==> flow/design.v <==
`timescale 1ns / 1ps
module AHB_Mul(  
    input HCLK,
    input HRESETn,
    input [31:0]M_AHB_0_haddr,
    input [2:0]M_AHB_0_hburst,
    input M_AHB_0_hmastlock,
    input [3:0]M_AHB_0_hprot,
    output reg [31:0]M_AHB_0_hrdata,
    output M_AHB_0_hready,
    output M_AHB_0_hresp,
    input [2:0]M_AHB_0_hsize,
    input [1:0]M_AHB_0_htrans,
    input [31:0]M_AHB_0_hwdata,
    input M_AHB_0_hwrite,
    output[3:0] led 
    );
    assign M_AHB_0_hready = 1'b1;
    assign M_AHB_0_hresp = 1'b0;
    reg [31:0] mem_A;    
    reg [31:0] mem_B;    
    reg [31:0] mem_C;    
    reg [31:0] mem_D;    
    reg [31:0] mem_E;    
    reg [31:0] mem_F;    
    reg [31:0] mem_G;    
    reg [31:0] mem_H;    
    reg[31:0] mem_I;   
    reg [1:0]   w_ctrl;  
    reg [1:0]   r_ctrl;  
    reg [3:0]   w_addr;  
    reg [3:0]   r_addr;  
    assign led[3:0] = mem_A[3:0];  
    always@(posedge HCLK)
    begin 
        if(!HRESETn)
        begin
            w_ctrl <= 2'b00;
            w_addr <= 4'h0;
        end
        else if(M_AHB_0_hwrite == 1'b1) 
        begin
        case(M_AHB_0_htrans)
            2'b00 :  
            begin
                w_ctrl <= 2'b00;
            end
            2'b01 :  
            begin
                w_ctrl <= 2'b01;
            end
            2'b10 :  
            begin
                w_ctrl <= 2'b10;
                w_addr <= M_AHB_0_haddr[5:2];
            end
            2'b11 :  
            begin
                w_ctrl <= 2'b11;
                w_addr <= M_AHB_0_haddr[5:2];
            end
        endcase
        end
        else
        begin
            w_ctrl <= 2'b00;  
        end
   end
    always@(posedge HCLK)  
    begin
    if(!HRESETn)
    begin
        mem_A <= 32'h0;
        mem_B <= 32'h0;
        mem_C <= 32'h0;
        mem_D <= 32'h0;
        mem_E <= 32'h0;
        mem_F <= 32'h0;
        mem_G <= 32'h0;
        mem_H <= 32'h0;
    end
    else
    case(w_ctrl)
        2'b00:  
        begin        
        end
        2'b01:  
        begin
        end
        2'b10:  
        begin
        case(w_addr)
            4'h0 : mem_A <= M_AHB_0_hwdata;
            4'h1 : mem_B <= M_AHB_0_hwdata;
            4'h2 : mem_C <= M_AHB_0_hwdata;
            4'h3 : mem_D <= M_AHB_0_hwdata;
            4'h4 : mem_E <= M_AHB_0_hwdata;
            4'h5 : mem_F <= M_AHB_0_hwdata;
            4'h6 : mem_G <= M_AHB_0_hwdata;
            4'h7 : mem_H <= M_AHB_0_hwdata;
        endcase
        end
        2'b11:  
        begin
        case(w_addr)
            4'h0 : mem_A <= M_AHB_0_hwdata;
            4'h1 : mem_B <= M_AHB_0_hwdata;
            4'h2 : mem_C <= M_AHB_0_hwdata;
            4'h3 : mem_D <= M_AHB_0_hwdata;
            4'h4 : mem_E <= M_AHB_0_hwdata;
            4'h5 : mem_F <= M_AHB_0_hwdata;
            4'h6 : mem_G <= M_AHB_0_hwdata;
            4'h7 : mem_H <= M_AHB_0_hwdata;
        endcase
        end
    endcase
    end
    always@(posedge HCLK) begin
        if (!HRESETn) begin
            r_ctrl <= 2'b00;
            r_addr <= 4'h0;
        end
        else if (M_AHB_0_hwrite == 1'b0) begin  
            case(M_AHB_0_htrans)
                2'b00 : r_ctrl <= 2'b00; 
                2'b01 : r_ctrl <= 2'b01; 
                2'b10 : 
                    begin
                        r_ctrl <= 2'b10; 
                        r_addr <= M_AHB_0_haddr[5:2];
                    end
                2'b11 :
                    begin
                        r_ctrl <= 2'b11; 
                        r_addr <= M_AHB_0_haddr[5:2];
                    end
            endcase
        end
        else begin
            r_ctrl <= 2'b00;  
        end
    end
    always@(*) begin
        case(r_addr)
            4'h0 : M_AHB_0_hrdata = mem_A;
            4'h1 : M_AHB_0_hrdata = mem_B;
            4'h2 : M_AHB_0_hrdata = mem_C;
            4'h3 : M_AHB_0_hrdata = mem_D;
            4'h4 : M_AHB_0_hrdata = mem_E;
            4'h5 : M_AHB_0_hrdata = mem_F;
            4'h6 : M_AHB_0_hrdata = mem_G;
            4'h7 : M_AHB_0_hrdata = mem_H;
            4'h8 : M_AHB_0_hrdata = mem_I;
            default : M_AHB_0_hrdata = 32'h0;
        endcase
    end
    always@(posedge HCLK) begin
        if (!HRESETn) begin
            mem_I <= 32'h1;
        end
        else
        case(w_ctrl) 
        2'b00 : begin end  
        2'b01 : begin end  
        2'b10 , 2'b11 : begin  
            case(w_addr)
                4'h0 : mem_I <= mem_I * M_AHB_0_hwdata;
                4'h1 : mem_I <= mem_I * M_AHB_0_hwdata;
                4'h2 : mem_I <= mem_I * M_AHB_0_hwdata;
                4'h3 : mem_I <= mem_I * M_AHB_0_hwdata;
                4'h4 : mem_I <= mem_I * M_AHB_0_hwdata;
                4'h5 : mem_I <= mem_I * M_AHB_0_hwdata;
                4'h6 : mem_I <= mem_I * M_AHB_0_hwdata;
                4'h7 : mem_I <= mem_I * M_AHB_0_hwdata;
                4'h8 : mem_I <= M_AHB_0_hwdata;
            endcase
        end
        endcase
    end
endmodule
* From RTL to reports: AHB_Mul
What the tools print for AHB_Mul, step after step.
Lines are those of the file above, counted from 1.
Operators: Yosys type, input widths -> output width; for muxes data width and select width s.
The mark -- stands for no value.
- Design top :: AHB_Mul
- Clock :: HCLK
- Cell library :: sky130hd
- Corner :: tt_025C_1v80

* Elaborated design
Counts by Yosys on the flattened word-level netlist (proc, flatten, opt, wreduce; memories kept). Register bits leave out memories and registers merged into their read ports (data or address). Print and check cells are left out.
- Multipliers :: 1
- Eq/ne operators :: 29
- Multiplexer cells :: 19
- Bitwise gates (word level) :: 1
- Reductions and logical operators :: 20
** Operators with widths (count)
- $mul 32x32->32 :: 1
- $mux 32 :: 16
- $pmux 32 s9 :: 1
- $pmux 32 s2 :: 1
- $eq 4x3->1 const B :: 8
- $reduce_and 2->1 :: 12
- $ne 2x1->1 const B :: 8
- $eq 4x2->1 const B :: 4
- $eq 2x2->1 const B :: 4
- $eq 4x1->1 const B :: 2
- $eq 4x4->1 const B :: 2
- $logic_not 4->1 :: 2
- $reduce_or 8->1 :: 1
- $pmux 2 s4 :: 1
- $reduce_bool 2->1 :: 2
- $reduce_or 2->1 :: 2
- $eq 2x1->1 const B :: 1
- $logic_not 2->1 :: 1
- $not 1->1 :: 1
- Flip-flop bits (word level) :: 298
- Input bits :: 80
- Output and inout bits :: 38
- Word-level cells :: 82

* Logic depth
Longest topological path by Yosys (ltp), each cell counted once; first at word level (registers and memories cut), then after technology mapping (sequential cells cut; the memories' decode and read muxes count).
- Word-level depth :: 4
- ABC_AREA :: 1
- Mapped depth :: 34
- Mapped depth without buffers :: 32

* Mapped cells and area
The flow's flattened synthesis, as Yosys stat reports it; memories are mapped. The netlist is that of the ABC_AREA named above (0 if unset); the other value can give another one.
** Cells by type
- sky130_fd_sc_hd__fa_1 :: count 408, total area 8.17E+03 sq um
- sky130_fd_sc_hd__dfxtp_1 :: count 298, total area 5.97E+03 sq um
- sky130_fd_sc_hd__inv_1 :: count 1039, total area 3899.99 sq um
- sky130_fd_sc_hd__nand2_1 :: count 753, total area 2.83E+03 sq um
- sky130_fd_sc_hd__a21oi_1 :: count 370, total area 1.85E+03 sq um
- sky130_fd_sc_hd__ha_1 :: count 123, total area 1.54E+03 sq um
- sky130_fd_sc_hd__o21ai_0 :: count 295, total area 1.48E+03 sq um
- sky130_fd_sc_hd__clkbuf_1 :: count 212, total area 795.763 sq um
- sky130_fd_sc_hd__o22ai_1 :: count 106, total area 663.136 sq um
- sky130_fd_sc_hd__nand3_1 :: count 92, total area 460.442 sq um
- sky130_fd_sc_hd__nor2_1 :: count 64, total area 240.23 sq um
- sky130_fd_sc_hd__xor2_1 :: count 19, total area 166.41 sq um
- sky130_fd_sc_hd__a221oi_1 :: count 15, total area 131.376 sq um
- sky130_fd_sc_hd__buf_2 :: count 24, total area 120.115 sq um
- sky130_fd_sc_hd__xnor2_1 :: count 10, total area 87.584 sq um
- sky130_fd_sc_hd__buf_1 :: count 20, total area 75.072 sq um
- sky130_fd_sc_hd__nor4_1 :: count 11, total area 68.816 sq um
- sky130_fd_sc_hd__buf_4 :: count 9, total area 67.565 sq um
Other cell types: 25; their cells: 72.
- Cells in the netlist :: 3940
- Mapped area :: 29106.7 sq um
- Sequential part of the area :: 5965.7 sq um
- Flip-flop cells :: 298
- Buffers :: 266

* Timing after synthesis
OpenSTA on the mapped netlist: ideal clock, no wires. The path of least setup slack (recovery checks aside). Input and output delay are each 20% of the period. Register names are those of the netlist, which keeps one name where synthesis merged equal registers.
- Kind :: in2reg
- From :: in M_AHB_0_hwdata[2]
- To :: reg mem_I[30]
- Clock period :: 10.0 ns
- Input delay :: 2.000 ns
- Library setup time :: 0.132 ns
- Launch time at the first pin :: 2.000 ns
- Data arrival time :: 7.959 ns
- Data required time :: 9.868 ns
- Path slack :: 1.908 ns
- Delay of the path :: 6.091 ns
- Stages on the path :: 25
- Buffers on the path :: 2
- Synthesis period reached :: 8.092 ns
"delay of the path" = arrival - input delay + setup time.
"stages on the path" counts driving pins, that of a launching flip-flop among them; a cell with two outputs on the path counts twice.
"synthesis period reached" = period - worst setup slack (recovery checks aside). The figure is calculated, with input and output delays left at 20% of the set period.
The rows between start and end are the longest chain of elaborated cells between them; the timing report does not say that the signal goes this way. Where chains are equally long, one stands for them.
Each line given opens the expression or statement behind the cell; cells for indexed reads and writes are added by Yosys, which also makes memories of some case tables.
A register here has more assigning lines than the two given.
- Cells stage by stage :: sky130_fd_sc_hd__clkbuf_1 > sky130_fd_sc_hd__clkbuf_1 > sky130_fd_sc_hd__nand2_1 > sky130_fd_sc_hd__fa_1 > sky130_fd_sc_hd__inv_1 > sky130_fd_sc_hd__fa_1 > sky130_fd_sc_hd__inv_1 > sky130_fd_sc_hd__fa_1 > sky130_fd_sc_hd__inv_1 > sky130_fd_sc_hd__fa_1 > sky130_fd_sc_hd__fa_1 > sky130_fd_sc_hd__inv_1 > sky130_fd_sc_hd__fa_1 > sky130_fd_sc_hd__inv_1 > sky130_fd_sc_hd__fa_1 > sky130_fd_sc_hd__fa_1 > sky130_fd_sc_hd__ha_1 > sky130_fd_sc_hd__a21o_1 > sky130_fd_sc_hd__a31o_2 > sky130_fd_sc_hd__a221oi_1 > sky130_fd_sc_hd__nand2_1 > sky130_fd_sc_hd__nand2_1 > sky130_fd_sc_hd__nand3_1 > sky130_fd_sc_hd__nand2_1 > sky130_fd_sc_hd__a21oi_1
- Cells in the longest elaborated chain :: 2
- Elaborated cells between the ends (all ways) :: 2
- Classes of those cells :: 1 x mul; 1 x mux
** RTL lines, path post-synthesis
- from (decl) :: RTL line 14 : input [31:0]M_AHB_0_hwdata,
- $mul 32x32->32 :: RTL line 174 : 4'h7 : mem_I <= mem_I * M_AHB_0_hwdata;
- $pmux 32 s2 :: RTL line 166 : case(w_addr)
- to (assign) :: RTL line 167 : 4'h0 : mem_I <= mem_I * M_AHB_0_hwdata;
- to (assign) :: RTL line 168 : 4'h1 : mem_I <= mem_I * M_AHB_0_hwdata;
- to (decl) :: RTL line 28 : reg[31:0] mem_I;

* Worst path after layout
Path of least setup slack in the final report of flow run A (OpenROAD, finished layout, wires in). Where an end is a register, its clock arrival counts in the times.
- Kind :: in2reg
- From :: in M_AHB_0_hwdata[2]
- To :: reg mem_I[29]
- Clock period :: 5.71 ns
- Input delay :: 1.14 ns
- Library setup time :: 0.07 ns
- Launch time at the first pin :: 1.14 ns
- Data arrival time :: 7.53 ns
- Data required time :: 6.20 ns
- Path slack :: -1.33 ns
- Stages on the path :: 25
- Buffers on the path :: 3
The rows between start and end are the longest chain of elaborated cells between them; the timing report does not say that the signal goes this way. Where chains are equally long, one stands for them.
A register here has more assigning lines than the two given.
- Cells stage by stage :: sky130_fd_sc_hd__buf_12 > sky130_fd_sc_hd__clkbuf_16 > sky130_fd_sc_hd__clkbuf_16 > sky130_fd_sc_hd__nand2_4 > sky130_fd_sc_hd__inv_2 > sky130_fd_sc_hd__fa_1 > sky130_fd_sc_hd__inv_1 > sky130_fd_sc_hd__fa_1 > sky130_fd_sc_hd__fa_2 > sky130_fd_sc_hd__fa_1 > sky130_fd_sc_hd__inv_1 > sky130_fd_sc_hd__fa_1 > sky130_fd_sc_hd__fa_2 > sky130_fd_sc_hd__fa_1 > sky130_fd_sc_hd__fa_1 > sky130_fd_sc_hd__ha_4 > sky130_fd_sc_hd__nand2_4 > sky130_fd_sc_hd__nor4_4 > sky130_fd_sc_hd__nand3_2 > sky130_fd_sc_hd__nand3_4 > sky130_fd_sc_hd__a21o_1 > sky130_fd_sc_hd__a21oi_1 > sky130_fd_sc_hd__o21ai_1 > sky130_fd_sc_hd__nand2_1 > sky130_fd_sc_hd__a21oi_2
- Cells in the longest elaborated chain :: 2
- Elaborated cells between the ends (all ways) :: 2
- Classes of those cells :: 1 x mul; 1 x mux
** RTL lines, path post-layout
- from (decl) :: RTL line 14 : input [31:0]M_AHB_0_hwdata,
- $mul 32x32->32 :: RTL line 174 : 4'h7 : mem_I <= mem_I * M_AHB_0_hwdata;
- $pmux 32 s2 :: RTL line 166 : case(w_addr)
- to (assign) :: RTL line 167 : 4'h0 : mem_I <= mem_I * M_AHB_0_hwdata;
- to (assign) :: RTL line 168 : 4'h1 : mem_I <= mem_I * M_AHB_0_hwdata;
- to (decl) :: RTL line 28 : reg[31:0] mem_I;

Subject: flow runs of AHB_Mul

Hi,

Measured results for AHB_Mul: 4 stored runs of the Yosys and OpenROAD flow on sky130hd. The settings differ; the order carries no meaning. The constraints put input and output delay at 20% of the set period each and load the outputs with 0.01 pF.
By "period reached" is meant the clock period of the run minus its worst setup slack. This is arithmetic on one report: input and output delays are still those of the set period (20% each).

** Flow run A
- Settings :: ABC_AREA=1; CAP_MARGIN=20; CORE_UTILIZATION=40; CTS_CLUSTER_DIAMETER=173; GPL_TIMING_DRIVEN=0; MAX_ROUTING_LAYER=met4; PLACE_DENSITY_LB_ADDON=0.21; TNS_END_PERCENT=60; period_ns=5.71; CORE_MARGIN=2; SLEW_MARGIN=20
- Worst hold slack :: 0.444 ns
- Period reached :: 7.045 ns
- Standard-cell area after layout :: 35049.9 sq um
- Die outline area :: 74939.1 sq um
- Synthesized cell area :: 29106.7 sq um
- Worst setup slack after layout :: -1.335 ns

** Flow run B
- Settings :: CELL_PAD_IN_SITES_DETAIL_PLACEMENT=2; CORE_UTILIZATION=34; PLACE_DENSITY=0.94; SETUP_SLACK_MARGIN=2.83; period_ns=16.2; CAP_MARGIN=20; CORE_MARGIN=2; SLEW_MARGIN=20
- Outcome :: unfinished; error GRT-0116 in routing

** Flow run C
- Settings :: ABC_AREA=1; CORE_ASPECT_RATIO=1.54; CORE_UTILIZATION=45; HOLD_SLACK_MARGIN=0.04; MAX_ROUTING_LAYER=met5; MIN_ROUTING_LAYER=met1; PLACE_DENSITY=0.49; SETUP_SLACK_MARGIN=0.87; SLEW_MARGIN=30; TNS_END_PERCENT=75; period_ns=6.21; CAP_MARGIN=20; CORE_MARGIN=2
- Worst hold slack :: 0.446 ns
- Period reached :: 6.799 ns
- Standard-cell area after layout :: 36542.5 sq um
- Die outline area :: 66779.3 sq um
- Synthesized cell area :: 29106.7 sq um
- Worst setup slack after layout :: -0.589 ns

** Flow run D
- Settings :: ABC_AREA=1; CAP_MARGIN=35; CELL_PAD_IN_SITES_DETAIL_PLACEMENT=2; CELL_PAD_IN_SITES_GLOBAL_PLACEMENT=2; CORE_MARGIN=7; CORE_UTILIZATION=15; CTS_CLUSTER_DIAMETER=173; CTS_CLUSTER_SIZE=42; GPL_ROUTABILITY_DRIVEN=0; GPL_TIMING_DRIVEN=1; MAX_ROUTING_LAYER=met5; PLACE_DENSITY_LB_ADDON=0.21; SETUP_SLACK_MARGIN=2.88; SLEW_MARGIN=15; TNS_END_PERCENT=60; period_ns=14.7
- Worst hold slack :: 0.461 ns
- Period reached :: 9.594 ns
- Standard-cell area after layout :: 32982.9 sq um
- Die outline area :: 206575.0 sq um
- Synthesized cell area :: 29106.7 sq um
- Worst setup slack after layout :: 5.106 ns

Regards
